==> flow/design.v <==
`timescale 1ns / 1ps
module pixel_generation(
    input clk,                               
    input reset,                             
    input video_on,                          
    input [9:0] x, y,    
    input KEY_UP, KEY_DOWN, KEY_LEFT, KEY_RIGHT,
    output reg [11:0] rgb                    
    );
    reg [1:0] direction;
    reg [1:0] game_state;
    reg [1:0] lives_rem;
    reg game_result;
    reg [1:0] gs;                            
    reg gr;                                  
    parameter X_MAX = 639;                   
    parameter Y_MAX = 479;                   
    parameter SQ_RGB = 12'h00F;              
    parameter BG_RGB = 12'h000;              
    parameter SQUARE_SIZE = 32;              
    parameter SQUARE_VELOCITY_POS = 1;           
    parameter SQUARE_VELOCITY_NEG = 1;
    parameter RECT_RGB = 12'hFFF;
    parameter FLAG_RGB = 12'hF00;
    parameter FLAG_STICK_RGB = 12'hFF0;
    parameter GAME_OVER_RGB = 12'hF0F;
    parameter GAME_START_RGB = 12'h000;
    parameter START_RGB = 12'hFFF;
    parameter WON_RGB = 12'hFFF;
    parameter LOST_RGB = 12'hFFF;
    parameter LIVES_RGB = 12'hF0F;
    wire refresh_tick;
    assign refresh_tick = ((y == 481) && (x == 0)) ? 1 : 0;
    wire [9:0] sq_x_l, sq_x_r;               
    wire [9:0] sq_y_t, sq_y_b;               
    reg [9:0] sq_x_reg, sq_y_reg;            
    wire [9:0] sq_x_next, sq_y_next;         
    reg [9:0] x_delta_reg, y_delta_reg;      
    reg [9:0] x_delta_next, y_delta_next;    
    always @(posedge clk or posedge reset)
        if(reset) begin
            sq_x_reg <= 0;
            sq_y_reg <= 430;
            x_delta_reg <= SQUARE_VELOCITY_POS;
            y_delta_reg <= SQUARE_VELOCITY_POS;
            direction <= 2'b00;
            game_state <= 2'b00;
            lives_rem <= 2'b11;
            game_result <= 1'b0;
        end
        else begin
            gs = game_state;
            gr = game_result;
            if (gs == 2'b00 && KEY_UP) gs = 2'b01;
            if (gs == 2'b10 && KEY_UP) begin
                gs = 2'b00;
                lives_rem  <= 2'b11;
            end
            if (gs == 2'b01) begin
            if (gs == 2'b01) begin
                if (
                ((direction == 2'b10) &&!((sq_x_reg - x_delta_reg) >= 100 &&(sq_x_reg - x_delta_reg) <= 200 && (sq_y_reg >= 50-31) && (sq_y_reg <= 150)) &&
                            !((sq_x_reg - x_delta_reg) >= 120 && (sq_x_reg - x_delta_reg) <= 140 && (sq_y_reg >= 0) && (sq_y_reg <= 70)) &&
                            !((sq_x_reg - x_delta_reg) >= 240 && (sq_x_reg - x_delta_reg) <= 280 && (sq_y_reg >= 120-31) && (sq_y_reg <= 180)) &&
                            !((sq_x_reg - x_delta_reg) >= 320 && (sq_x_reg - x_delta_reg) <= 340 && (sq_y_reg >= 0) && (sq_y_reg <= 90)) && 
                            !((sq_x_reg - x_delta_reg) >= 470 && (sq_x_reg - x_delta_reg) <= 590 && (sq_y_reg >= 35-31) && (sq_y_reg <= 150)) &&
                            !((sq_x_reg - x_delta_reg) >= 550 && (sq_x_reg - x_delta_reg) <= 640 && (sq_y_reg >= 250-31) && (sq_y_reg <= 270)) &&
                            !((sq_x_reg - x_delta_reg) >= 500 && (sq_x_reg - x_delta_reg) <= 530 && (sq_y_reg >= 320-31) && (sq_y_reg <= 480)) &&
                            !((sq_x_reg - x_delta_reg) >= 140 && (sq_x_reg - x_delta_reg) <= 220 && (sq_y_reg >= 380-31) && (sq_y_reg <= 480)) &&
                            !((sq_x_reg - x_delta_reg) >= 180 && (sq_x_reg - x_delta_reg) <= 280 && (sq_y_reg >= 300-31) && (sq_y_reg <= 320)) &&
                            !((sq_x_reg - x_delta_reg) >= 260 && (sq_x_reg - x_delta_reg) <= 370 && (sq_y_reg >= 230-31) && (sq_y_reg <= 250)) &&
                            !((sq_x_reg - x_delta_reg) >= 60 &&  (sq_x_reg - x_delta_reg) <= 90 &&   (sq_y_reg >= 160-31) && (sq_y_reg <= 180)) &&
                            !((sq_x_reg - x_delta_reg) >= 320 && (sq_x_reg - x_delta_reg) <= 340 && (sq_y_reg >= 280-31) && (sq_y_reg <= 300)) &&
                            !((sq_x_reg - x_delta_reg) >= 420 && (sq_x_reg - x_delta_reg) <= 440 && (sq_y_reg >= 290-31) && (sq_y_reg <= 320)) &&
                            !((sq_x_reg - x_delta_reg) >= 60 && (sq_x_reg - x_delta_reg) <= 140 && (sq_y_reg >= 260-31) && (sq_y_reg <= 290)) &&
                            !((sq_x_reg - x_delta_reg) >= 490 && (sq_x_reg - x_delta_reg) <= 510 && (sq_y_reg >= 180-31) && (sq_y_reg <= 280)) &&
                            !((sq_x_reg - x_delta_reg) >= 490 && (sq_x_reg - x_delta_reg) <= 510 && (sq_y_reg >= 180-31) && (sq_y_reg <= 280)) &&    
                            !((sq_x_reg - x_delta_reg) >= 120 && (sq_x_reg - x_delta_reg) <= 140 && (sq_y_reg >= 270-31) && (sq_y_reg <= 320))) 
                            ||
                   ((direction == 2'b11) &&!((sq_x_reg + x_delta_reg +16 ) >= 100 && (sq_x_reg + x_delta_reg +16) <= 200 && (sq_y_reg >= 50-31) && (sq_y_reg <= 150)) &&
                            !((sq_x_reg + x_delta_reg +16 ) >= 120 && (sq_x_reg + x_delta_reg +16) <= 140 && (sq_y_reg >= 0) && (sq_y_reg <= 70)) &&
                            !((sq_x_reg + x_delta_reg +16 ) >= 240 && (sq_x_reg + x_delta_reg +16) <= 280 && (sq_y_reg >= 120-31) && (sq_y_reg <= 180)) &&
                            !((sq_x_reg + x_delta_reg +16 ) >= 320 && (sq_x_reg + x_delta_reg +16) <= 340 && (sq_y_reg >= 0 ) && (sq_y_reg <= 90)) && 
                            !((sq_x_reg + x_delta_reg +16 ) >= 470 && (sq_x_reg + x_delta_reg +16) <= 590 && (sq_y_reg >= 35-31 ) && (sq_y_reg <= 150)) &&
                            !((sq_x_reg + x_delta_reg +16 ) >= 550 && (sq_x_reg + x_delta_reg +16) <= 640 && (sq_y_reg >= 250-31) && (sq_y_reg <= 270)) &&
                            !((sq_x_reg + x_delta_reg +16 ) >= 500 && (sq_x_reg + x_delta_reg +16) <= 530 && (sq_y_reg >= 320-31) && (sq_y_reg <= 480)) &&
                            !((sq_x_reg + x_delta_reg +16 ) >= 140 && (sq_x_reg + x_delta_reg +16) <= 220 && (sq_y_reg >= 380-31) && (sq_y_reg <= 480)) &&
                            !((sq_x_reg + x_delta_reg +16 ) >= 180 && (sq_x_reg + x_delta_reg +16) <= 280 && (sq_y_reg >= 300-31) && (sq_y_reg <= 320)) &&
                            !((sq_x_reg + x_delta_reg +16 ) >= 260 && (sq_x_reg + x_delta_reg +16) <= 370 && (sq_y_reg >= 230-31) && (sq_y_reg <= 250)) &&
                            !((sq_x_reg + x_delta_reg +16 ) >= 60 &&  (sq_x_reg + x_delta_reg +16) <= 90 &&  (sq_y_reg >= 160-31) && (sq_y_reg <= 180)) &&
                            !((sq_x_reg + x_delta_reg +16 ) >= 320 && (sq_x_reg + x_delta_reg +16) <= 340 && (sq_y_reg >= 280-31) && (sq_y_reg <= 300)) &&
                            !((sq_x_reg + x_delta_reg +16 ) >= 420 && (sq_x_reg + x_delta_reg +16) <= 440 && (sq_y_reg >= 290-31) && (sq_y_reg <= 320)) &&
                            !((sq_x_reg + x_delta_reg +16 ) >= 60 && (sq_x_reg + x_delta_reg +16) <= 140 && (sq_y_reg >= 260-31) && (sq_y_reg <= 290)) &&
                            !((sq_x_reg + x_delta_reg + 16) >= 490 && (sq_x_reg + x_delta_reg+16) <= 510 && (sq_y_reg >= 180-31) && (sq_y_reg <= 280)) &&
                            !((sq_x_reg + x_delta_reg + 16) >= 490 && (sq_x_reg + x_delta_reg+16) <= 510 && (sq_y_reg >= 180-31) && (sq_y_reg <= 280)) &&  
                            !((sq_x_reg + x_delta_reg +16 ) >= 120 && (sq_x_reg + x_delta_reg +16) <= 140 && (sq_y_reg >= 270-31) && (sq_y_reg <= 320)))
                            ||
                  ((direction == 2'b00) &&!((sq_y_reg - y_delta_reg) >= 50 &&  (sq_y_reg - y_delta_reg) <= 150 && (sq_x_reg >= 100-15) && (sq_x_reg <= 200)) &&
                            !((sq_y_reg - y_delta_reg) >= 0 &&   (sq_y_reg - y_delta_reg) <= 70 && (sq_x_reg >= 120-15) && (sq_x_reg <= 140)) &&
                            !((sq_y_reg - y_delta_reg) >= 120 && (sq_y_reg - y_delta_reg) <= 180 && (sq_x_reg >= 220) && (sq_x_reg <= 280)) &&
                            !((sq_y_reg - y_delta_reg) >= 0 &&   (sq_y_reg - y_delta_reg) <= 90 && (sq_x_reg >= 320-15) && (sq_x_reg <= 340))  &&
                            !((sq_y_reg - y_delta_reg) >= 35 &&   (sq_y_reg - y_delta_reg) <= 150 && (sq_x_reg >= 470-15) && (sq_x_reg <= 590)) &&
                            !((sq_y_reg - y_delta_reg) >= 250 && (sq_y_reg - y_delta_reg) <= 270 && (sq_x_reg >= 550-15) && (sq_x_reg <= 640)) && 
                            !((sq_y_reg - y_delta_reg) >= 320 && (sq_y_reg - y_delta_reg) <= 480 && (sq_x_reg >= 500-15) && (sq_x_reg <= 530)) &&
                            !((sq_y_reg - y_delta_reg) >= 380 && (sq_y_reg - y_delta_reg) <= 480 && (sq_x_reg >= 140-15) && (sq_x_reg <= 220)) &&
                            !((sq_y_reg - y_delta_reg) >= 300 && (sq_y_reg - y_delta_reg) <= 320 && (sq_x_reg >= 180-15) && (sq_x_reg <= 280))  &&
                            !((sq_y_reg - y_delta_reg) >= 230 && (sq_y_reg - y_delta_reg) <= 250 && (sq_x_reg >= 260-15) && (sq_x_reg <= 370)) &&
                            !((sq_y_reg - y_delta_reg) >= 160 && (sq_y_reg - y_delta_reg) <= 180 && (sq_x_reg >= 60-15) && (sq_x_reg <= 90)) &&
                            !((sq_y_reg - y_delta_reg) >= 280 && (sq_y_reg - y_delta_reg) <= 300 && (sq_x_reg >= 320-15) && (sq_x_reg <= 340)) &&
                            !((sq_y_reg - y_delta_reg) >= 290 && (sq_y_reg - y_delta_reg) <= 320 && (sq_x_reg >= 420-15) && (sq_x_reg <= 440)) &&
                            !((sq_y_reg - y_delta_reg) >= 260 && (sq_y_reg - y_delta_reg) <= 290 && (sq_x_reg >= 60-15) && (sq_x_reg <= 140)) &&
                            !((sq_y_reg - y_delta_reg) >= 180 &&   (sq_y_reg - y_delta_reg) <= 280 && (sq_x_reg >= 490-15) && (sq_x_reg <= 510)) &&
                            !((sq_y_reg - y_delta_reg) >= 180 &&   (sq_y_reg - y_delta_reg) <= 280 && (sq_x_reg >= 490-15) && (sq_x_reg <= 510)) &&  
                            !((sq_y_reg - y_delta_reg) >= 270 && (sq_y_reg - y_delta_reg) <= 320 && (sq_x_reg >= 120-15) && (sq_x_reg <= 140)))
                            ||
                    ((direction == 2'b01) && !((sq_y_reg + y_delta_reg +32) >= 50 && (sq_y_reg + y_delta_reg +32) <= 150 && (sq_x_reg >= 100-15) && (sq_x_reg <= 200)) &&
                            !((sq_y_reg + y_delta_reg +32) >= 0 && (sq_y_reg + y_delta_reg +32) <= 70 && (sq_x_reg >= 120-15) && (sq_x_reg <= 140)) &&
                            !((sq_y_reg + y_delta_reg +32) >= 120 && (sq_y_reg + y_delta_reg +32) <= 180 && (sq_x_reg >= 220) && (sq_x_reg <= 280)) &&
                            !((sq_y_reg + y_delta_reg +32) >= 0 && (sq_y_reg + y_delta_reg +32) <= 90 && (sq_x_reg >= 320-15) && (sq_x_reg <= 340))  &&
                            !((sq_y_reg + y_delta_reg +32) >= 35 && (sq_y_reg + y_delta_reg +32) <= 150 && (sq_x_reg >= 470-15) && (sq_x_reg <= 590)) &&
                            !((sq_y_reg + y_delta_reg +32) >= 250 && (sq_y_reg + y_delta_reg +32) <= 270 && (sq_x_reg >= 550-15) && (sq_x_reg <= 640)) && 
                            !((sq_y_reg + y_delta_reg +32) >= 320 && (sq_y_reg + y_delta_reg +32) <= 480 && (sq_x_reg >= 500-15) && (sq_x_reg <= 530)) &&
                            !((sq_y_reg + y_delta_reg +32) >= 380 && (sq_y_reg + y_delta_reg +32) <= 480 && (sq_x_reg >= 140-15) && (sq_x_reg <= 220)) &&
                            !((sq_y_reg + y_delta_reg +32) >= 300 && (sq_y_reg + y_delta_reg +32) <= 320 && (sq_x_reg >= 180-15) && (sq_x_reg <= 280))  &&
                            !((sq_y_reg + y_delta_reg +32) >= 230 && (sq_y_reg + y_delta_reg +32) <= 250 && (sq_x_reg >= 260-15) && (sq_x_reg <= 370)) &&
                            !((sq_y_reg + y_delta_reg +32) >= 160 && (sq_y_reg + y_delta_reg +32) <= 180 && (sq_x_reg >= 60-15) && (sq_x_reg <= 90)) &&
                            !((sq_y_reg + y_delta_reg +32) >= 280 && (sq_y_reg + y_delta_reg +32) <= 300 && (sq_x_reg >= 320-15) && (sq_x_reg <= 340)) &&
                            !((sq_y_reg + y_delta_reg +32) >= 290 && (sq_y_reg + y_delta_reg +32) <= 320 && (sq_x_reg >= 420-15) && (sq_x_reg <= 440)) &&
                            !((sq_y_reg + y_delta_reg +32) >= 260 && (sq_y_reg + y_delta_reg +32) <= 290 && (sq_x_reg >= 60-15) && (sq_x_reg <= 140)) &&
                            !((sq_y_reg + y_delta_reg +32) >= 180 && (sq_y_reg + y_delta_reg +32) <= 280 && (sq_x_reg >= 490-15) && (sq_x_reg <= 510)) &&
                            !((sq_y_reg + y_delta_reg +32) >= 180 && (sq_y_reg + y_delta_reg +32) <= 280 && (sq_x_reg >= 490-15) && (sq_x_reg <= 510)) &&  
                            !((sq_y_reg + y_delta_reg +32) >= 270 && (sq_y_reg + y_delta_reg +32) <= 320 && (sq_x_reg >= 120-15) && (sq_x_reg <= 140)))
                ) begin
                    sq_x_reg <= sq_x_next;
                    sq_y_reg <= sq_y_next;
                    x_delta_reg <= x_delta_next;
                    y_delta_reg <= y_delta_next;
                end
                else begin
                    if (lives_rem == 2'b11) lives_rem <= 2'b10; 
                    else if (lives_rem == 2'b10) lives_rem <= 2'b01;
                    else if (lives_rem == 2'b01) lives_rem <= 2'b00;  
                end                                 
                if (KEY_UP) direction <= 2'b00;  
                else if (KEY_DOWN) direction <= 2'b01;  
                else if (KEY_LEFT) direction <= 2'b10;  
                else if (KEY_RIGHT) direction <= 2'b11;  
                if (sq_x_r >= 610 && sq_y_t <= 30) begin
                    gs = 2'b10;
                    gr = 1'b1;
                    sq_x_reg <= 0;
                    sq_y_reg <= 430;
                end
                else if (lives_rem == 2'b00) begin
                    gs = 2'b10;
                    gr = 1'b0;
                    sq_x_reg <= 0;
                    sq_y_reg <= 430;
                end
            end
        end
            game_state <= gs;
            game_result <= gr;
    end
    assign sq_x_l = sq_x_reg;                    
    assign sq_y_t = sq_y_reg;                    
    assign sq_x_r = (sq_x_l + SQUARE_SIZE) - 16;    
    assign sq_y_b = sq_y_t + SQUARE_SIZE - 1;    
    wire sq_on;
    assign sq_on = (sq_x_l <= x) && (x <= sq_x_r) && (sq_y_t <= y) && (y <= sq_y_b) && game_state == 2'b01;
    assign sq_x_next = (refresh_tick) ?
    (sq_x_r >= X_MAX) ? sq_x_reg - x_delta_reg :   
    (sq_x_l <= 0) ? sq_x_reg + x_delta_reg :
    ((direction == 2'b10) &&!((sq_x_reg - x_delta_reg) >= 100 &&(sq_x_reg - x_delta_reg) <= 200 && (sq_y_reg >= 50-31) && (sq_y_reg <= 150)) &&
                            !((sq_x_reg - x_delta_reg) >= 120 && (sq_x_reg - x_delta_reg) <= 140 && (sq_y_reg >= 0) && (sq_y_reg <= 70)) &&
                            !((sq_x_reg - x_delta_reg) >= 240 && (sq_x_reg - x_delta_reg) <= 280 && (sq_y_reg >= 120-31) && (sq_y_reg <= 180)) &&
                            !((sq_x_reg - x_delta_reg) >= 320 && (sq_x_reg - x_delta_reg) <= 340 && (sq_y_reg >= 0) && (sq_y_reg <= 90)) && 
                            !((sq_x_reg - x_delta_reg) >= 490 && (sq_x_reg - x_delta_reg) <= 510 && (sq_y_reg >= 180-31) && (sq_y_reg <= 280)) &&    
                            !((sq_x_reg - x_delta_reg) >= 470 && (sq_x_reg - x_delta_reg) <= 590 && (sq_y_reg >= 35-31) && (sq_y_reg <= 150)) &&
                            !((sq_x_reg - x_delta_reg) >= 550 && (sq_x_reg - x_delta_reg) <= 640 && (sq_y_reg >= 250-31) && (sq_y_reg <= 270)) &&
                            !((sq_x_reg - x_delta_reg) >= 500 && (sq_x_reg - x_delta_reg) <= 530 && (sq_y_reg >= 320-31) && (sq_y_reg <= 480)) &&
                            !((sq_x_reg - x_delta_reg) >= 140 && (sq_x_reg - x_delta_reg) <= 220 && (sq_y_reg >= 380-31) && (sq_y_reg <= 480)) &&
                            !((sq_x_reg - x_delta_reg) >= 180 && (sq_x_reg - x_delta_reg) <= 280 && (sq_y_reg >= 300-31) && (sq_y_reg <= 320)) &&
                            !((sq_x_reg - x_delta_reg) >= 260 && (sq_x_reg - x_delta_reg) <= 370 && (sq_y_reg >= 230-31) && (sq_y_reg <= 250)) &&
                            !((sq_x_reg - x_delta_reg) >= 60 &&  (sq_x_reg - x_delta_reg) <= 90 &&   (sq_y_reg >= 160-31) && (sq_y_reg <= 180)) &&
                            !((sq_x_reg - x_delta_reg) >= 320 && (sq_x_reg - x_delta_reg) <= 340 && (sq_y_reg >= 280-31) && (sq_y_reg <= 300)) &&
                            !((sq_x_reg - x_delta_reg) >= 420 && (sq_x_reg - x_delta_reg) <= 440 && (sq_y_reg >= 290-31) && (sq_y_reg <= 320)) &&
                            !((sq_x_reg - x_delta_reg) >= 60 && (sq_x_reg - x_delta_reg) <= 140 && (sq_y_reg >= 260-31) && (sq_y_reg <= 290)) &&
                            !((sq_x_reg - x_delta_reg) >= 120 && (sq_x_reg - x_delta_reg) <= 140 && (sq_y_reg >= 270-31) && (sq_y_reg <= 320)))
                            ? (sq_x_reg - x_delta_reg) :
    ((direction == 2'b11) &&!((sq_x_reg + x_delta_reg +16 ) >= 100 && (sq_x_reg + x_delta_reg +16) <= 200 && (sq_y_reg >= 50-31) && (sq_y_reg <= 150)) &&
                            !((sq_x_reg + x_delta_reg +16 ) >= 120 && (sq_x_reg + x_delta_reg +16) <= 140 && (sq_y_reg >= 0) && (sq_y_reg <= 70)) &&
                            !((sq_x_reg + x_delta_reg +16 ) >= 240 && (sq_x_reg + x_delta_reg +16) <= 280 && (sq_y_reg >= 120-31) && (sq_y_reg <= 180)) &&
                            !((sq_x_reg + x_delta_reg +16 ) >= 320 && (sq_x_reg + x_delta_reg +16) <= 340 && (sq_y_reg >= 0 ) && (sq_y_reg <= 90)) && 
                            !((sq_x_reg + x_delta_reg + 16) >= 490 && (sq_x_reg + x_delta_reg+16) <= 510 && (sq_y_reg >= 180-31) && (sq_y_reg <= 280)) && 
                            !((sq_x_reg + x_delta_reg +16 ) >= 470 && (sq_x_reg + x_delta_reg +16) <= 590 && (sq_y_reg >= 35-31 ) && (sq_y_reg <= 150)) &&
                            !((sq_x_reg + x_delta_reg +16 ) >= 550 && (sq_x_reg + x_delta_reg +16) <= 640 && (sq_y_reg >= 250-31) && (sq_y_reg <= 270)) &&
                            !((sq_x_reg + x_delta_reg +16 ) >= 500 && (sq_x_reg + x_delta_reg +16) <= 530 && (sq_y_reg >= 320-31) && (sq_y_reg <= 480)) &&
                            !((sq_x_reg + x_delta_reg +16 ) >= 140 && (sq_x_reg + x_delta_reg +16) <= 220 && (sq_y_reg >= 380-31) && (sq_y_reg <= 480)) &&
                            !((sq_x_reg + x_delta_reg +16 ) >= 180 && (sq_x_reg + x_delta_reg +16) <= 280 && (sq_y_reg >= 300-31) && (sq_y_reg <= 320)) &&
                            !((sq_x_reg + x_delta_reg +16 ) >= 260 && (sq_x_reg + x_delta_reg +16) <= 370 && (sq_y_reg >= 230-31) && (sq_y_reg <= 250)) &&
                            !((sq_x_reg + x_delta_reg +16 ) >= 60 &&  (sq_x_reg + x_delta_reg +16) <= 90 &&  (sq_y_reg >= 160-31) && (sq_y_reg <= 180)) &&
                            !((sq_x_reg + x_delta_reg +16 ) >= 320 && (sq_x_reg + x_delta_reg +16) <= 340 && (sq_y_reg >= 280-31) && (sq_y_reg <= 300)) &&
                            !((sq_x_reg + x_delta_reg +16 ) >= 420 && (sq_x_reg + x_delta_reg +16) <= 440 && (sq_y_reg >= 290-31) && (sq_y_reg <= 320)) &&
                            !((sq_x_reg + x_delta_reg +16 ) >= 60 && (sq_x_reg + x_delta_reg +16) <= 140 && (sq_y_reg >= 260-31) && (sq_y_reg <= 290)) &&
                            !((sq_x_reg + x_delta_reg +16 ) >= 120 && (sq_x_reg + x_delta_reg +16) <= 140 && (sq_y_reg >= 270-31) && (sq_y_reg <= 320)))
                            ? (sq_x_reg + x_delta_reg) : sq_x_reg :
    sq_x_reg;
assign sq_y_next = (refresh_tick) ?
    (sq_y_t <= 0) ? sq_y_reg + y_delta_reg :     
    (sq_y_b >= Y_MAX) ? sq_y_reg - y_delta_reg :
    ((direction == 2'b00) &&!((sq_y_reg - y_delta_reg) >= 50 &&  (sq_y_reg - y_delta_reg) <= 150 && (sq_x_reg >= 100-15) && (sq_x_reg <= 200)) &&
                            !((sq_y_reg - y_delta_reg) >= 0 &&   (sq_y_reg - y_delta_reg) <= 70 && (sq_x_reg >= 120-15) && (sq_x_reg <= 140)) &&
                            !((sq_y_reg - y_delta_reg) >= 120 && (sq_y_reg - y_delta_reg) <= 180 && (sq_x_reg >= 220) && (sq_x_reg <= 280)) &&
                            !((sq_y_reg - y_delta_reg) >= 0 &&   (sq_y_reg - y_delta_reg) <= 90 && (sq_x_reg >= 320-15) && (sq_x_reg <= 340))  &&
                            !((sq_y_reg - y_delta_reg) >= 180 &&   (sq_y_reg - y_delta_reg) <= 280 && (sq_x_reg >= 490-15) && (sq_x_reg <= 510)) &&
                            !((sq_y_reg - y_delta_reg) >= 35 &&   (sq_y_reg - y_delta_reg) <= 150 && (sq_x_reg >= 470-15) && (sq_x_reg <= 590)) &&
                            !((sq_y_reg - y_delta_reg) >= 250 && (sq_y_reg - y_delta_reg) <= 270 && (sq_x_reg >= 550-15) && (sq_x_reg <= 640)) && 
                            !((sq_y_reg - y_delta_reg) >= 320 && (sq_y_reg - y_delta_reg) <= 480 && (sq_x_reg >= 500-15) && (sq_x_reg <= 530)) &&
                            !((sq_y_reg - y_delta_reg) >= 380 && (sq_y_reg - y_delta_reg) <= 480 && (sq_x_reg >= 140-15) && (sq_x_reg <= 220)) &&
                            !((sq_y_reg - y_delta_reg) >= 300 && (sq_y_reg - y_delta_reg) <= 320 && (sq_x_reg >= 180-15) && (sq_x_reg <= 280))  &&
                            !((sq_y_reg - y_delta_reg) >= 230 && (sq_y_reg - y_delta_reg) <= 250 && (sq_x_reg >= 260-15) && (sq_x_reg <= 370)) &&
                            !((sq_y_reg - y_delta_reg) >= 160 && (sq_y_reg - y_delta_reg) <= 180 && (sq_x_reg >= 60-15) && (sq_x_reg <= 90)) &&
                            !((sq_y_reg - y_delta_reg) >= 280 && (sq_y_reg - y_delta_reg) <= 300 && (sq_x_reg >= 320-15) && (sq_x_reg <= 340)) &&
                            !((sq_y_reg - y_delta_reg) >= 290 && (sq_y_reg - y_delta_reg) <= 320 && (sq_x_reg >= 420-15) && (sq_x_reg <= 440)) &&
                            !((sq_y_reg - y_delta_reg) >= 260 && (sq_y_reg - y_delta_reg) <= 290 && (sq_x_reg >= 60-15) && (sq_x_reg <= 140)) &&
                            !((sq_y_reg - y_delta_reg) >= 270 && (sq_y_reg - y_delta_reg) <= 320 && (sq_x_reg >= 120-15) && (sq_x_reg <= 140)))
                            ? (sq_y_reg - y_delta_reg) :
    ((direction == 2'b01) && !((sq_y_reg + y_delta_reg +32) >= 50 && (sq_y_reg + y_delta_reg +32) <= 150 && (sq_x_reg >= 100-15) && (sq_x_reg <= 200)) &&
                            !((sq_y_reg + y_delta_reg +32) >= 0 && (sq_y_reg + y_delta_reg +32) <= 70 && (sq_x_reg >= 120-15) && (sq_x_reg <= 140)) &&
                            !((sq_y_reg + y_delta_reg +32) >= 120 && (sq_y_reg + y_delta_reg +32) <= 180 && (sq_x_reg >= 220) && (sq_x_reg <= 280)) &&
                            !((sq_y_reg + y_delta_reg +32) >= 0 && (sq_y_reg + y_delta_reg +32) <= 90 && (sq_x_reg >= 320-15) && (sq_x_reg <= 340))  &&
                            !((sq_y_reg + y_delta_reg +32) >= 35 && (sq_y_reg + y_delta_reg +32) <= 150 && (sq_x_reg >= 470-15) && (sq_x_reg <= 590)) &&
                            !((sq_y_reg + y_delta_reg +32) >= 180 && (sq_y_reg + y_delta_reg +32) <= 280 && (sq_x_reg >= 490-15) && (sq_x_reg <= 510)) &&
                            !((sq_y_reg + y_delta_reg +32) >= 250 && (sq_y_reg + y_delta_reg +32) <= 270 && (sq_x_reg >= 550-15) && (sq_x_reg <= 640)) && 
                            !((sq_y_reg + y_delta_reg +32) >= 320 && (sq_y_reg + y_delta_reg +32) <= 480 && (sq_x_reg >= 500-15) && (sq_x_reg <= 530)) &&
                            !((sq_y_reg + y_delta_reg +32) >= 380 && (sq_y_reg + y_delta_reg +32) <= 480 && (sq_x_reg >= 140-15) && (sq_x_reg <= 220)) &&
                            !((sq_y_reg + y_delta_reg +32) >= 300 && (sq_y_reg + y_delta_reg +32) <= 320 && (sq_x_reg >= 180-15) && (sq_x_reg <= 280))  &&
                            !((sq_y_reg + y_delta_reg +32) >= 230 && (sq_y_reg + y_delta_reg +32) <= 250 && (sq_x_reg >= 260-15) && (sq_x_reg <= 370)) &&
                            !((sq_y_reg + y_delta_reg +32) >= 160 && (sq_y_reg + y_delta_reg +32) <= 180 && (sq_x_reg >= 60-15) && (sq_x_reg <= 90)) &&
                            !((sq_y_reg + y_delta_reg +32) >= 280 && (sq_y_reg + y_delta_reg +32) <= 300 && (sq_x_reg >= 320-15) && (sq_x_reg <= 340)) &&
                            !((sq_y_reg + y_delta_reg +32) >= 290 && (sq_y_reg + y_delta_reg +32) <= 320 && (sq_x_reg >= 420-15) && (sq_x_reg <= 440)) &&
                            !((sq_y_reg + y_delta_reg +32) >= 260 && (sq_y_reg + y_delta_reg +32) <= 290 && (sq_x_reg >= 60-15) && (sq_x_reg <= 140)) &&
                            !((sq_y_reg + y_delta_reg +32) >= 270 && (sq_y_reg + y_delta_reg +32) <= 320 && (sq_x_reg >= 120-15) && (sq_x_reg <= 140)))
                            ? (sq_y_reg + y_delta_reg) : sq_y_reg:
    sq_y_reg;
    always @* begin
        x_delta_next = x_delta_reg;
        y_delta_next = y_delta_reg;
       if(sq_y_t < 1)                               
           y_delta_next = 1;                        
       else if(sq_x_r >= X_MAX)                    
           x_delta_next = 1;                        
       else if (sq_x_r >= 300) 
           x_delta_next = 2;
    end
    wire rect_on;
    assign rect_on = ((x >= 100 && x <= 200) && (y >= 50 && y <= 150) ||
               (x >= 120 && x <= 140) && (y >= 0 && y <= 70) ||
               (x >= 240 && x <= 280) && (y >= 120 && y <= 180) ||
               (x >= 320 && x <= 340) && (y >= 0 && y <= 90) ||
               (x >= 490 && x <=510) &&  (y>= 180 && y <=280) ||      
               (x >= 470 && x <= 590) && (y >= 35 && y <= 150) ||
               (x >= 550 && x <= 640) && (y >= 250 && y <= 270) ||
               (x >= 500 && x <= 530) && (y >= 320 && y <= 480) ||
               (x >= 140 && x <= 220) && (y >= 380 && y <= 480) ||
               (x >= 180 && x <= 280) && (y >= 300 && y <= 320) ||
               (x >= 260 && x <= 370) && (y >= 230 && y <= 250) ||
               (x >= 60 && x <= 90) && (y >= 160 && y <= 180) ||
               (x >= 320 && x <= 340) && (y >= 280 && y <= 300) ||
               (x >= 420 && x <= 440) && (y >= 290 && y <= 320) ||
               (x >= 60 && x <= 140) && (y >= 260 && y <= 290) ||
               (x >= 120 && x <= 140) && (y >= 270 && y <= 320)) && (game_state == 2'b01);
    wire flag_on;
    assign flag_on = ((x >= 610 && x <= 630) && (y >= 0 && y <= 30) && (game_state == 2'b01));
    wire flag_stick_on;
    assign flag_stick_on = ((x >= 630 && x <= 635) && (y >= 0 && y <= 50) && (game_state == 2'b01));
    wire s_on;
    assign s_on = ((x >= 100 && x <= 140) && (y >= 200 && y <= 220) ||   
                   (x >= 100 && x <= 120) && (y >= 220 && y <= 240) ||   
                   (x >= 100 && x <= 140) && (y >= 240 && y <= 260) ||   
                   (x >= 120 && x <= 140) && (y >= 260 && y <= 280) ||   
                   (x >= 100 && x <= 140) && (y >= 280 && y <= 300)) && game_state == 2'b00;    
    wire t_on;
    assign t_on = ((x >= 160 && x <= 200) && (y >= 200 && y <= 220) ||   
                   (x >= 175 && x <= 185) && (y >= 200 && y <= 300)) && game_state == 2'b00;
    wire a_on;
    assign a_on = ((x >= 220 && x <= 240) && (y >= 200 && y <= 300) ||   
                   (x >= 240 && x <= 260) && (y >= 200 && y <= 220) ||   
                   (x >= 240 && x <= 260) && (y >= 240 && y <= 260) ||   
                   (x >= 260 && x <= 280) && (y >= 200 && y <= 300)) && game_state == 2'b00;    
    wire r_on;
    assign r_on =((x >= 300 && x <= 315) && (y >= 200 && y <= 250) ||   
                   (x >= 315 && x <= 325) && (y >= 200 && y <= 215) ||   
                   (x >= 325 && x <= 340) && (y >= 200 && y <= 250) ||
                   (x >= 315 && x <= 325) && (y >= 225 && y <= 250) ||
                   (x >= 300 && x <= 320) && (y >= 250 && y <= 300) ||
                   (x >= 335 && x <= 345) && (y >= 250 && y <= 290)) && game_state == 2'b00;  
    wire t2_on;
    assign t2_on = ((x >= 360 && x <= 400) && (y >= 200 && y <= 220) ||   
                    (x >= 375 && x <= 385) && (y >= 220 && y <= 300)) && game_state == 2'b00;    
    wire won_on;
     assign won_on = (
    ((x >= 290) && (x <= 300) && (y >= 210) && (y <= 260)) ||
    ((x >= 310) && (x <= 320) && (y >= 220) && (y <= 260)) ||
    ((x >= 330) && (x <= 340) && (y >= 210) && (y <= 260)) ||
    ((x >= 300) && (x <= 310) && (y >= 250) && (y <= 260)) ||
    ((x >= 320) && (x <= 330) && (y >= 250) && (y <= 260)) ||
    ((x >= 360) && (x <= 370) && (y >= 210) && (y <= 260)) ||
    ((x >= 380) && (x <= 390) && (y >= 210) && (y <= 260)) ||
    ((x >= 370) && (x <= 380) && (y >= 210) && (y <= 220)) ||
    ((x >= 370) && (x <= 380) && (y >= 250) && (y <= 260)) ||
    ((x >= 410) && (x <= 420) && (y >= 210) && (y <= 260)) ||
    ((x >= 430) && (x <= 440) && (y >= 210) && (y <= 260)) ||
    ((x >= 420) && (x <= 430) && (y >= 210) && (y <= 220))
) && (game_state == 2'b10) && (game_result == 1'b1);
    wire loss_on;
    assign loss_on =  (
    ((x >= 280) && (x <= 290) && (y >= 200) && (y <= 240)) ||
    ((x >= 290) && (x <= 320) && (y >= 230) && (y <= 240)) ||
    ((x >= 330) && (x <= 340) && (y >= 200) && (y <= 240)) ||
    ((x >= 360) && (x <= 370) && (y >= 200) && (y <= 240)) ||
    ((x >= 340) && (x <= 360) && (y >= 200) && (y <= 210)) ||
    ((x >= 340) && (x <= 360) && (y >= 230) && (y <= 240)) ||
    ((x >= 390) && (x <= 420) && (y >= 200) && (y <= 210)) ||
    ((x >= 390) && (x <= 400) && (y >= 210) && (y <= 220)) ||
    ((x >= 390) && (x <= 420) && (y >= 220) && (y <= 230)) ||
    ((x >= 410) && (x <= 420) && (y >= 230) && (y <= 240)) ||
    ((x >= 390) && (x <= 420) && (y >= 240) && (y <= 250)) ||
    ((x >= 440) && (x <= 470) && (y >= 200) && (y <= 210)) ||
    ((x >= 450) && (x <= 460) && (y >= 210) && (y <= 240)))
 && (game_state == 2'b10) && (game_result == 1'b0);
    wire three_on;
    assign three_on = (
    ((x >= 535) && (x <= 600) && (y >= 400) && (y <= 420)) ||
    ((x >= 535) && (x <= 600) && (y >= 440) && (y <= 460)) ||
    ((x >= 535) && (x <= 600) && (y >= 480) && (y <= 500)) ||
    ((x >= 535) && (x <= 600) && (y >= 520) && (y <= 540)) && game_state == 2'b01 && lives_rem == 2'b11);
    wire two_on;
    assign two_on = (
    ((x >= 5) && (x <= 15) && (y >= 5) && (y <= 10)) ||
    ((x >= 12) && (x <= 15) && (y >= 10) && (y <= 17)) ||
    ((x >= 5) && (x <= 12) && (y >= 15) && (y <= 17)) ||
    ((x >= 5) && (x <= 8) && (y >= 17) && (y <= 24)) ||
    ((x >= 5) && (x <= 15) && (y >= 24) && (y <= 34)) && game_state == 2'b01 && lives_rem == 2'b10
) ;
    wire one_on;
    assign one_on = (((x >= 5) && (x <= 10) && (y >= 5) && (y <= 25))
    && game_state == 2'b01 && lives_rem == 2'b01
    ); 
    always @*
        if (~video_on)
            rgb = 12'h000;           
        else if (sq_on)
            rgb = SQ_RGB;            
        else if (rect_on)
            rgb = RECT_RGB;          
        else if (flag_on)
            rgb = FLAG_RGB;
        else if (flag_stick_on)
            rgb = FLAG_STICK_RGB;
        else if (s_on && game_state == 2'b00)
            rgb = 12'hF00;           
        else if (t_on && game_state == 2'b00)
            rgb = 12'h0F0;           
        else if (a_on && game_state == 2'b00)
            rgb = 12'h00F;           
        else if (r_on && game_state == 2'b00)
            rgb = 12'h0F0;        
        else if (t2_on && game_state == 2'b00)
            rgb = 12'hF00;           
        else if (won_on && game_state == 2'b10 && game_result == 1'b1)
            rgb = 12'h000;
        else if (loss_on && game_state == 2'b10 && game_result == 1'b0)
            rgb = 12'h000;
        else if (!loss_on && !won_on && game_state == 2'b10)  
            rgb = GAME_OVER_RGB;     
        else
            rgb = BG_RGB;          
endmodule
Hand-over note for pixel_generation

* Reports on pixel_generation
Module pixel_generation before and after one edit of its RTL, step after step. "unedited" refers to lines of the RTL above, "edited" to lines of the edited file. "difference" is "edited" less "unedited", of the values as shown; "relative change" is that difference over "unedited", in percent. The mark -- stands for no value.
Design: top pixel_generation, clock port clk, cell library sky130hd, corner tt_025C_1v80

* Diff
Unified diff, file above to edited file. This change comes from a script, not from a designer. The edited design behaves differently; no optimisation was intended.
begin of diff
@@ -4,8 +4,10 @@
     input reset,                             
     input video_on,                          
-    input [9:0] x, y,    
+    input [9:0] x, y_ext,    
     input KEY_UP, KEY_DOWN, KEY_LEFT, KEY_RIGHT,
     output reg [11:0] rgb                    
     );
+    reg [9:0] y;
+    always @(posedge clk) y <= y_ext;
     reg [1:0] direction;
     reg [1:0] game_state;
end of diff

* After elaboration
Source: Yosys, flattened and elaborated, memories not mapped. Widths are those after wreduce. Registers that Yosys merges into a memory's read port (data or address) are not register bits. Print and check cells do not count.
Word-level totals:
- bits of input ports | unedited 27, edited 27, difference 0, relative change 0.00%
- flip-flop bits (word level) | unedited 37, edited 47, difference +10, relative change +27.03%
Cells by class:
- mux-type cells | unedited 49, edited 49, difference 0, relative change 0.00%
- reductions and logical operators | unedited 635, edited 635, difference 0, relative change 0.00%
- $add $sub $neg | unedited 14, edited 14, difference 0, relative change 0.00%
- equality and inequality tests | unedited 11, edited 11, difference 0, relative change 0.00%
- magnitude comparators | unedited 275, edited 275, difference 0, relative change 0.00%
- bitwise logic cells | unedited 2, edited 2, difference 0, relative change 0.00%
Operators with widths:
- 1-bit logical AND | unedited 498, edited 498, difference 0, relative change 0.00%
- 1-bit logical NOT | unedited 66, edited 66, difference 0, relative change 0.00%
- 1-bit logical OR | unedited 55, edited 55, difference 0, relative change 0.00%
- 10-bit by 9-bit >= comparator with 1-bit output (second input constant) | unedited 42, edited 42, difference 0, relative change 0.00%
- 10-bit by 9-bit less-or-equal comparator with 1-bit output (second input constant) | unedited 41, edited 41, difference 0, relative change 0.00%
- 32-bit by 9-bit >= comparator with 1-bit output (second input constant) | unedited 26, edited 26, difference 0, relative change 0.00%
- 10-bit by 8-bit >= comparator with 1-bit output (second input constant) | unedited 25, edited 25, difference 0, relative change 0.00%
- 32-bit by 9-bit less-or-equal comparator with 1-bit output (second input constant) | unedited 22, edited 22, difference 0, relative change 0.00%
- 10-bit by 8-bit less-or-equal comparator with 1-bit output (second input constant) | unedited 19, edited 19, difference 0, relative change 0.00%
- 10-bit 2-to-1 mux | unedited 18, edited 18, difference 0, relative change 0.00%
- 2-bit 2-to-1 mux | unedited 15, edited 15, difference 0, relative change 0.00%
- 32-bit by 8-bit >= comparator with 1-bit output (second input constant) | unedited 14, edited 14, difference 0, relative change 0.00%
- 12-bit 2-to-1 mux | unedited 13, edited 13, difference 0, relative change 0.00%
- 32-bit by 8-bit less-or-equal comparator with 1-bit output (second input constant) | unedited 11, edited 11, difference 0, relative change 0.00%
- 10-bit less-or-equal comparator (second input constant) | unedited 8, edited 8, difference 0, relative change 0.00%
- 10-bit by 7-bit >= comparator with 1-bit output (second input constant) | unedited 7, edited 7, difference 0, relative change 0.00%
- 10-bit by 7-bit less-or-equal comparator with 1-bit output (second input constant) | unedited 7, edited 7, difference 0, relative change 0.00%
- 2-bit == test (second input constant) | unedited 6, edited 6, difference 0, relative change 0.00%
- 10-bit >= comparator (second input constant) | unedited 6, edited 6, difference 0, relative change 0.00%
- 32-bit by 6-bit >= comparator with 1-bit output (second input constant) | unedited 6, edited 6, difference 0, relative change 0.00%
- 32-bit by 7-bit >= comparator with 1-bit output (second input constant) | unedited 6, edited 6, difference 0, relative change 0.00%
- 32-bit by 10-bit less-or-equal comparator with 1-bit output (second input constant) | unedited 6, edited 6, difference 0, relative change 0.00%
- 32-bit by 7-bit less-or-equal comparator with 1-bit output (second input constant) | unedited 6, edited 6, difference 0, relative change 0.00%
- 2-bit by 1-bit == test with 1-bit output (second input constant) | unedited 4, edited 4, difference 0, relative change 0.00%
- 10-bit by 6-bit >= comparator with 1-bit output (second input constant) | unedited 4, edited 4, difference 0, relative change 0.00%
- 10-bit less-or-equal comparator | unedited 4, edited 4, difference 0, relative change 0.00%
- 2-bit logical NOT | unedited 3, edited 3, difference 0, relative change 0.00%
- 1-bit 2-to-1 mux | unedited 3, edited 3, difference 0, relative change 0.00%
Not every row of either side is listed.

* Logic depth
Depth = most cells in a row (Yosys ltp): at word level without a register or memory, in the mapped netlist without a sequential cell, where the memories' decode and read muxes count.
Depth:
- word-level depth | unedited 34, edited 34, difference 0, relative change 0.00%
- ABC_AREA | unedited 0, edited 0
- mapped depth | unedited 20, edited 23, difference +3, relative change +15.00%
- mapped depth without buffers | unedited 15, edited 17, difference +2, relative change +13.33%

* After synthesis
Yosys stat after the flow's synthesis: flattened, memories mapped to cells. It holds for the ABC_AREA given above (unset counts as 0); a run with the other value may have another netlist.
Mapped netlist:
- cell area after synthesis (mm²) | unedited 0.0116624, edited 0.012218, difference +0.0005556, relative change +4.76%
- mapped cells | unedited 1779, edited 1868, difference +89, relative change +5.00%
- mapped flip-flops | unedited 34, edited 44, difference +10, relative change +29.41%
- buffer cells | unedited 149, edited 166, difference +17, relative change +11.41%
Cell types:
- sky130_fd_sc_hd__nand2_1 | unedited 144, edited 202, difference +58, relative change +40.28%
- sky130_fd_sc_hd__o21ai_0 | unedited 132, edited 164, difference +32, relative change +24.24%
- sky130_fd_sc_hd__buf_2 | unedited 30, edited 49, difference +19, relative change +63.33%
- sky130_fd_sc_hd__nor2_1 | unedited 166, edited 150, difference -16, relative change -9.64%
- sky130_fd_sc_hd__nand3_1 | unedited 62, edited 76, difference +14, relative change +22.58%
- sky130_fd_sc_hd__o21a_1 | unedited 28, edited 15, difference -13, relative change -46.43%
- sky130_fd_sc_hd__a31oi_1 | unedited 39, edited 49, difference +10, relative change +25.64%
- sky130_fd_sc_hd__nor4_1 | unedited 36, edited 26, difference -10, relative change -27.78%
- sky130_fd_sc_hd__buf_1 | unedited 22, edited 12, difference -10, relative change -45.45%
- sky130_fd_sc_hd__dfxtp_1 | unedited 0, edited 10, difference +10
- sky130_fd_sc_hd__nand4_1 | unedited 39, edited 48, difference +9, relative change +23.08%
- sky130_fd_sc_hd__a221oi_1 | unedited 13, edited 5, difference -8, relative change -61.54%
- sky130_fd_sc_hd__buf_4 | unedited 13, edited 21, difference +8, relative change +61.54%
- sky130_fd_sc_hd__a311oi_1 | unedited 6, edited 14, difference +8, relative change +133.33%
- sky130_fd_sc_hd__xnor2_1 | unedited 38, edited 31, difference -7, relative change -18.42%
- sky130_fd_sc_hd__and3_1 | unedited 20, edited 13, difference -7, relative change -35.00%
- sky130_fd_sc_hd__or4_1 | unedited 14, edited 7, difference -7, relative change -50.00%
- sky130_fd_sc_hd__a211o_1 | unedited 12, edited 5, difference -7, relative change -58.33%
Not every row of either side is listed.

* Timing after synthesis
Path of least setup slack by OpenSTA after synthesis, without wires, with an ideal clock, recovery checks aside; 20% of the period is set as input and as output delay. Where synthesis merged equal registers, the netlist keeps one of their names.
Timing path after synthesis:
- kind | unedited input port to output port, edited input port to output port
- start | unedited input port x[1], edited input port x[4]
- end | unedited output port rgb[1], edited output port rgb[1]
- arrival time (ns) | unedited 5.004, edited 4.663, difference -0.341, relative change -6.81%
- input delay (ns) | unedited 2.000, edited 2.000, difference 0.000, relative change 0.00%
- slack (ns) | unedited 2.996, edited 3.337, difference +0.341
- stages | unedited 15, edited 13, difference -2, relative change -13.33%
- delay of the path (ns) | unedited 3.004, edited 2.663, difference -0.341, relative change -11.35%
- clock period (ns) | unedited 10.0, edited 10.0, difference 0.0, relative change 0.00%
- period reached after synthesis (ns) | unedited 7.004, edited 6.663, difference -0.341, relative change -4.87%
"delay of the path" = arrival - input delay + setup time. A path that ends at an output port has no setup time. "stages": output pins that drive a net of the path, with the launching flip-flop's if there is one; two outputs of one cell count as two. "period reached after synthesis" = period - worst setup slack (recovery checks aside). The figure is calculated, with input and output delays left at 20% of the set period. Between the ends stands the longest chain of elaborated cells between them, by number of cells; it is not shown to be the way that was timed. Of several equally long chains one is given. A line is the first line of the expression or statement that the cell stems from. Yosys adds cells for indexed reads and writes and turns some case tables into memories.
Between the ends, after synthesis, unedited: cells stage by stage sky130_fd_sc_hd__clkbuf_1 sky130_fd_sc_hd__inv_1 sky130_fd_sc_hd__ha_1 sky130_fd_sc_hd__nor2b_1 sky130_fd_sc_hd__o21a_1 sky130_fd_sc_hd__o21a_1 sky130_fd_sc_hd__o21a_1 sky130_fd_sc_hd__o21a_1 sky130_fd_sc_hd__o21a_1 sky130_fd_sc_hd__o21a_1 sky130_fd_sc_hd__o21ai_0 sky130_fd_sc_hd__a21oi_1 sky130_fd_sc_hd__or4_1 sky130_fd_sc_hd__a41oi_1 sky130_fd_sc_hd__buf_4, cells in the longest elaborated chain 34
RTL lines, path after synthesis, unedited:
- start: declaration | RTL line 6 | input [9:0] x, y,
- 10-bit by 9-bit >= comparator with 1-bit output | RTL line 319 | ((x >= 280) && (x <= 290) && (y >= 200) && (y <= 240)) ||
- 1-bit logical AND x3 | RTL line 319
- 1-bit logical OR x12 | RTL line 319
- 1-bit logical AND x2 | RTL line 318 | assign loss_on =  (
- 1-bit logical NOT | RTL line 376 | else if (!loss_on && !won_on && game_state == 2'b10)
- 1-bit logical AND x2 | RTL line 376
- 12-bit 2-to-1 mux | RTL line 376
- [5 not listed]
- 12-bit 2-to-1 mux | RTL line 364 | else if (t_on && game_state == 2'b00)
- 12-bit 2-to-1 mux | RTL line 362 | else if (s_on && game_state == 2'b00)
- 12-bit 2-to-1 mux | RTL line 360 | else if (flag_stick_on)
- 12-bit 2-to-1 mux | RTL line 358 | else if (flag_on)
- 12-bit 2-to-1 mux | RTL line 356 | else if (rect_on)
- 12-bit 2-to-1 mux | RTL line 354 | else if (sq_on)
- 12-bit 2-to-1 mux | RTL line 352 | if (~video_on)
- end: declaration | RTL line 8 | output reg [11:0] rgb
Some nets on the timed path still bear RTL names; the line given drives or declares the net.
Nets with RTL names, path after synthesis, unedited (RTL line):
- rgb[0] | 352
Between the ends, after synthesis, edited: cells stage by stage sky130_fd_sc_hd__clkbuf_1 sky130_fd_sc_hd__inv_1 sky130_fd_sc_hd__clkbuf_1 sky130_fd_sc_hd__ha_1 sky130_fd_sc_hd__o21a_1 sky130_fd_sc_hd__o21ai_0 sky130_fd_sc_hd__nand2b_1 sky130_fd_sc_hd__a21oi_1 sky130_fd_sc_hd__a2bb2oi_1 sky130_fd_sc_hd__a21oi_1 sky130_fd_sc_hd__or4_1 sky130_fd_sc_hd__a41oi_1 sky130_fd_sc_hd__buf_4, cells in the longest elaborated chain 34
RTL lines, path after synthesis, edited:
- start: declaration | RTL line 6 | input [9:0] x, y_ext,
- 10-bit by 9-bit >= comparator with 1-bit output | RTL line 321 | ((x >= 280) && (x <= 290) && (y >= 200) && (y <= 240)) ||
- 1-bit logical AND x3 | RTL line 321
- 1-bit logical OR x12 | RTL line 321
- 1-bit logical AND x2 | RTL line 320 | assign loss_on =  (
- 1-bit logical NOT | RTL line 378 | else if (!loss_on && !won_on && game_state == 2'b10)
- 1-bit logical AND x2 | RTL line 378
- 12-bit 2-to-1 mux | RTL line 378
- [5 not listed]
- 12-bit 2-to-1 mux | RTL line 366 | else if (t_on && game_state == 2'b00)
- 12-bit 2-to-1 mux | RTL line 364 | else if (s_on && game_state == 2'b00)
- 12-bit 2-to-1 mux | RTL line 362 | else if (flag_stick_on)
- 12-bit 2-to-1 mux | RTL line 360 | else if (flag_on)
- 12-bit 2-to-1 mux | RTL line 358 | else if (rect_on)
- 12-bit 2-to-1 mux | RTL line 356 | else if (sq_on)
- 12-bit 2-to-1 mux | RTL line 354 | if (~video_on)
- end: declaration | RTL line 8 | output reg [11:0] rgb
Nets with RTL names, path after synthesis, edited (RTL line):
- rgb[0] | 354

* Timing after layout
Path of least setup slack in the final report of the runs of pair A (OpenROAD, finished layout, wires in). Where an end is a register, its clock arrival counts in the times.
Timing path after layout:
- kind | unedited input port to output port, edited input port to output port
- start | unedited input port x[3], edited input port x[7]
- end | unedited output port rgb[2], edited output port rgb[2]
- stages | unedited 13, edited 12, difference -1, relative change -7.69%
- input delay (ns) | unedited 1.74, edited 1.74, difference 0.00, relative change 0.00%
- slack (ns) | unedited 0.83, edited 0.94, difference +0.11
- arrival time (ns) | unedited 6.14, edited 6.03, difference -0.11, relative change -1.79%
- clock period (ns) | unedited 8.71, edited 8.71, difference 0.00, relative change 0.00%
Between the ends stands the longest chain of elaborated cells between them, by number of cells; it is not shown to be the way that was timed. Of several equally long chains one is given.
Between the ends, after layout, unedited: cells stage by stage sky130_fd_sc_hd__clkdlybuf4s50_1 sky130_fd_sc_hd__and2_1 sky130_fd_sc_hd__a211oi_1 sky130_fd_sc_hd__o21ai_0 sky130_fd_sc_hd__a21oi_1 sky130_fd_sc_hd__a32o_1 sky130_fd_sc_hd__a21oi_1 sky130_fd_sc_hd__o21ai_0 sky130_fd_sc_hd__nand2_1 sky130_fd_sc_hd__a21oi_1 sky130_fd_sc_hd__o41ai_1 sky130_fd_sc_hd__a41oi_1 sky130_fd_sc_hd__clkdlybuf4s50_1, cells in the longest elaborated chain 34
RTL lines, path after layout, unedited:
- start: declaration | RTL line 6 | input [9:0] x, y,
- 10-bit by 9-bit >= comparator with 1-bit output | RTL line 319 | ((x >= 280) && (x <= 290) && (y >= 200) && (y <= 240)) ||
- 1-bit logical AND x3 | RTL line 319
- 1-bit logical OR x12 | RTL line 319
- 1-bit logical AND x2 | RTL line 318 | assign loss_on =  (
- 1-bit logical NOT | RTL line 376 | else if (!loss_on && !won_on && game_state == 2'b10)
- 1-bit logical AND x2 | RTL line 376
- 12-bit 2-to-1 mux | RTL line 376
- [5 not listed]
- 12-bit 2-to-1 mux | RTL line 364 | else if (t_on && game_state == 2'b00)
- 12-bit 2-to-1 mux | RTL line 362 | else if (s_on && game_state == 2'b00)
- 12-bit 2-to-1 mux | RTL line 360 | else if (flag_stick_on)
- 12-bit 2-to-1 mux | RTL line 358 | else if (flag_on)
- 12-bit 2-to-1 mux | RTL line 356 | else if (rect_on)
- 12-bit 2-to-1 mux | RTL line 354 | else if (sq_on)
- 12-bit 2-to-1 mux | RTL line 352 | if (~video_on)
- end: declaration | RTL line 8 | output reg [11:0] rgb
Between the ends, after layout, edited: cells stage by stage sky130_fd_sc_hd__clkdlybuf4s50_1 sky130_fd_sc_hd__inv_1 sky130_fd_sc_hd__nand3_1 sky130_fd_sc_hd__o21ai_0 sky130_fd_sc_hd__a22oi_1 sky130_fd_sc_hd__a211o_1 sky130_fd_sc_hd__a211oi_1 sky130_fd_sc_hd__o211ai_1 sky130_fd_sc_hd__a21oi_1 sky130_fd_sc_hd__nand4_1 sky130_fd_sc_hd__a41oi_1 sky130_fd_sc_hd__clkdlybuf4s50_1, cells in the longest elaborated chain 34
RTL lines, path after layout, edited:
- start: declaration | RTL line 6 | input [9:0] x, y_ext,
- 10-bit by 9-bit >= comparator with 1-bit output | RTL line 321 | ((x >= 280) && (x <= 290) && (y >= 200) && (y <= 240)) ||
- 1-bit logical AND x3 | RTL line 321
- 1-bit logical OR x12 | RTL line 321
- 1-bit logical AND x2 | RTL line 320 | assign loss_on =  (
- 1-bit logical NOT | RTL line 378 | else if (!loss_on && !won_on && game_state == 2'b10)
- 1-bit logical AND x2 | RTL line 378
- 12-bit 2-to-1 mux | RTL line 378
- [5 not listed]
- 12-bit 2-to-1 mux | RTL line 366 | else if (t_on && game_state == 2'b00)
- 12-bit 2-to-1 mux | RTL line 364 | else if (s_on && game_state == 2'b00)
- 12-bit 2-to-1 mux | RTL line 362 | else if (flag_stick_on)
- 12-bit 2-to-1 mux | RTL line 360 | else if (flag_on)
- 12-bit 2-to-1 mux | RTL line 358 | else if (rect_on)
- 12-bit 2-to-1 mux | RTL line 356 | else if (sq_on)
- 12-bit 2-to-1 mux | RTL line 354 | if (~video_on)
- end: declaration | RTL line 8 | output reg [11:0] rgb

* Layout results
Both versions went through the flow (Yosys, OpenROAD) with the same settings in each pair. Constraints: input delay and output delay 20% of the set period each, output load 0.01 pF.
Flow settings, pair A: CORE_UTILIZATION 40, period_ns 8.71, CAP_MARGIN 20, CORE_MARGIN 2, SLEW_MARGIN 20
Final reports, pair A:
- die footprint (mm²) | unedited 0.0305376, edited 0.0319587, difference +0.0014211, relative change +4.65%
- standard-cell area after layout (mm²) | unedited 0.0124169, edited 0.0127322, difference +0.0003153, relative change +2.54%
- post-route utilization | unedited 0.433, edited 0.426, difference -0.007
- area of the synthesized netlist (mm²) | unedited 0.0116624, edited 0.012218, difference +0.0005556, relative change +4.76%
- setup slack of the worst path (ns) | unedited 0.825, edited 0.939, difference +0.114
- worst hold slack in the final report (ns) | unedited 0.499, edited 0.455, difference -0.044
- total negative slack (ns) | unedited 0.000, edited 0.000, difference 0.000
- clock period achieved (ns) | unedited 7.885, edited 7.771, difference -0.114, relative change -1.45%
"clock period achieved" means the clock period less the worst setup slack. The figure is calculated, with input and output delays left at 20% of the set period.

End of note.
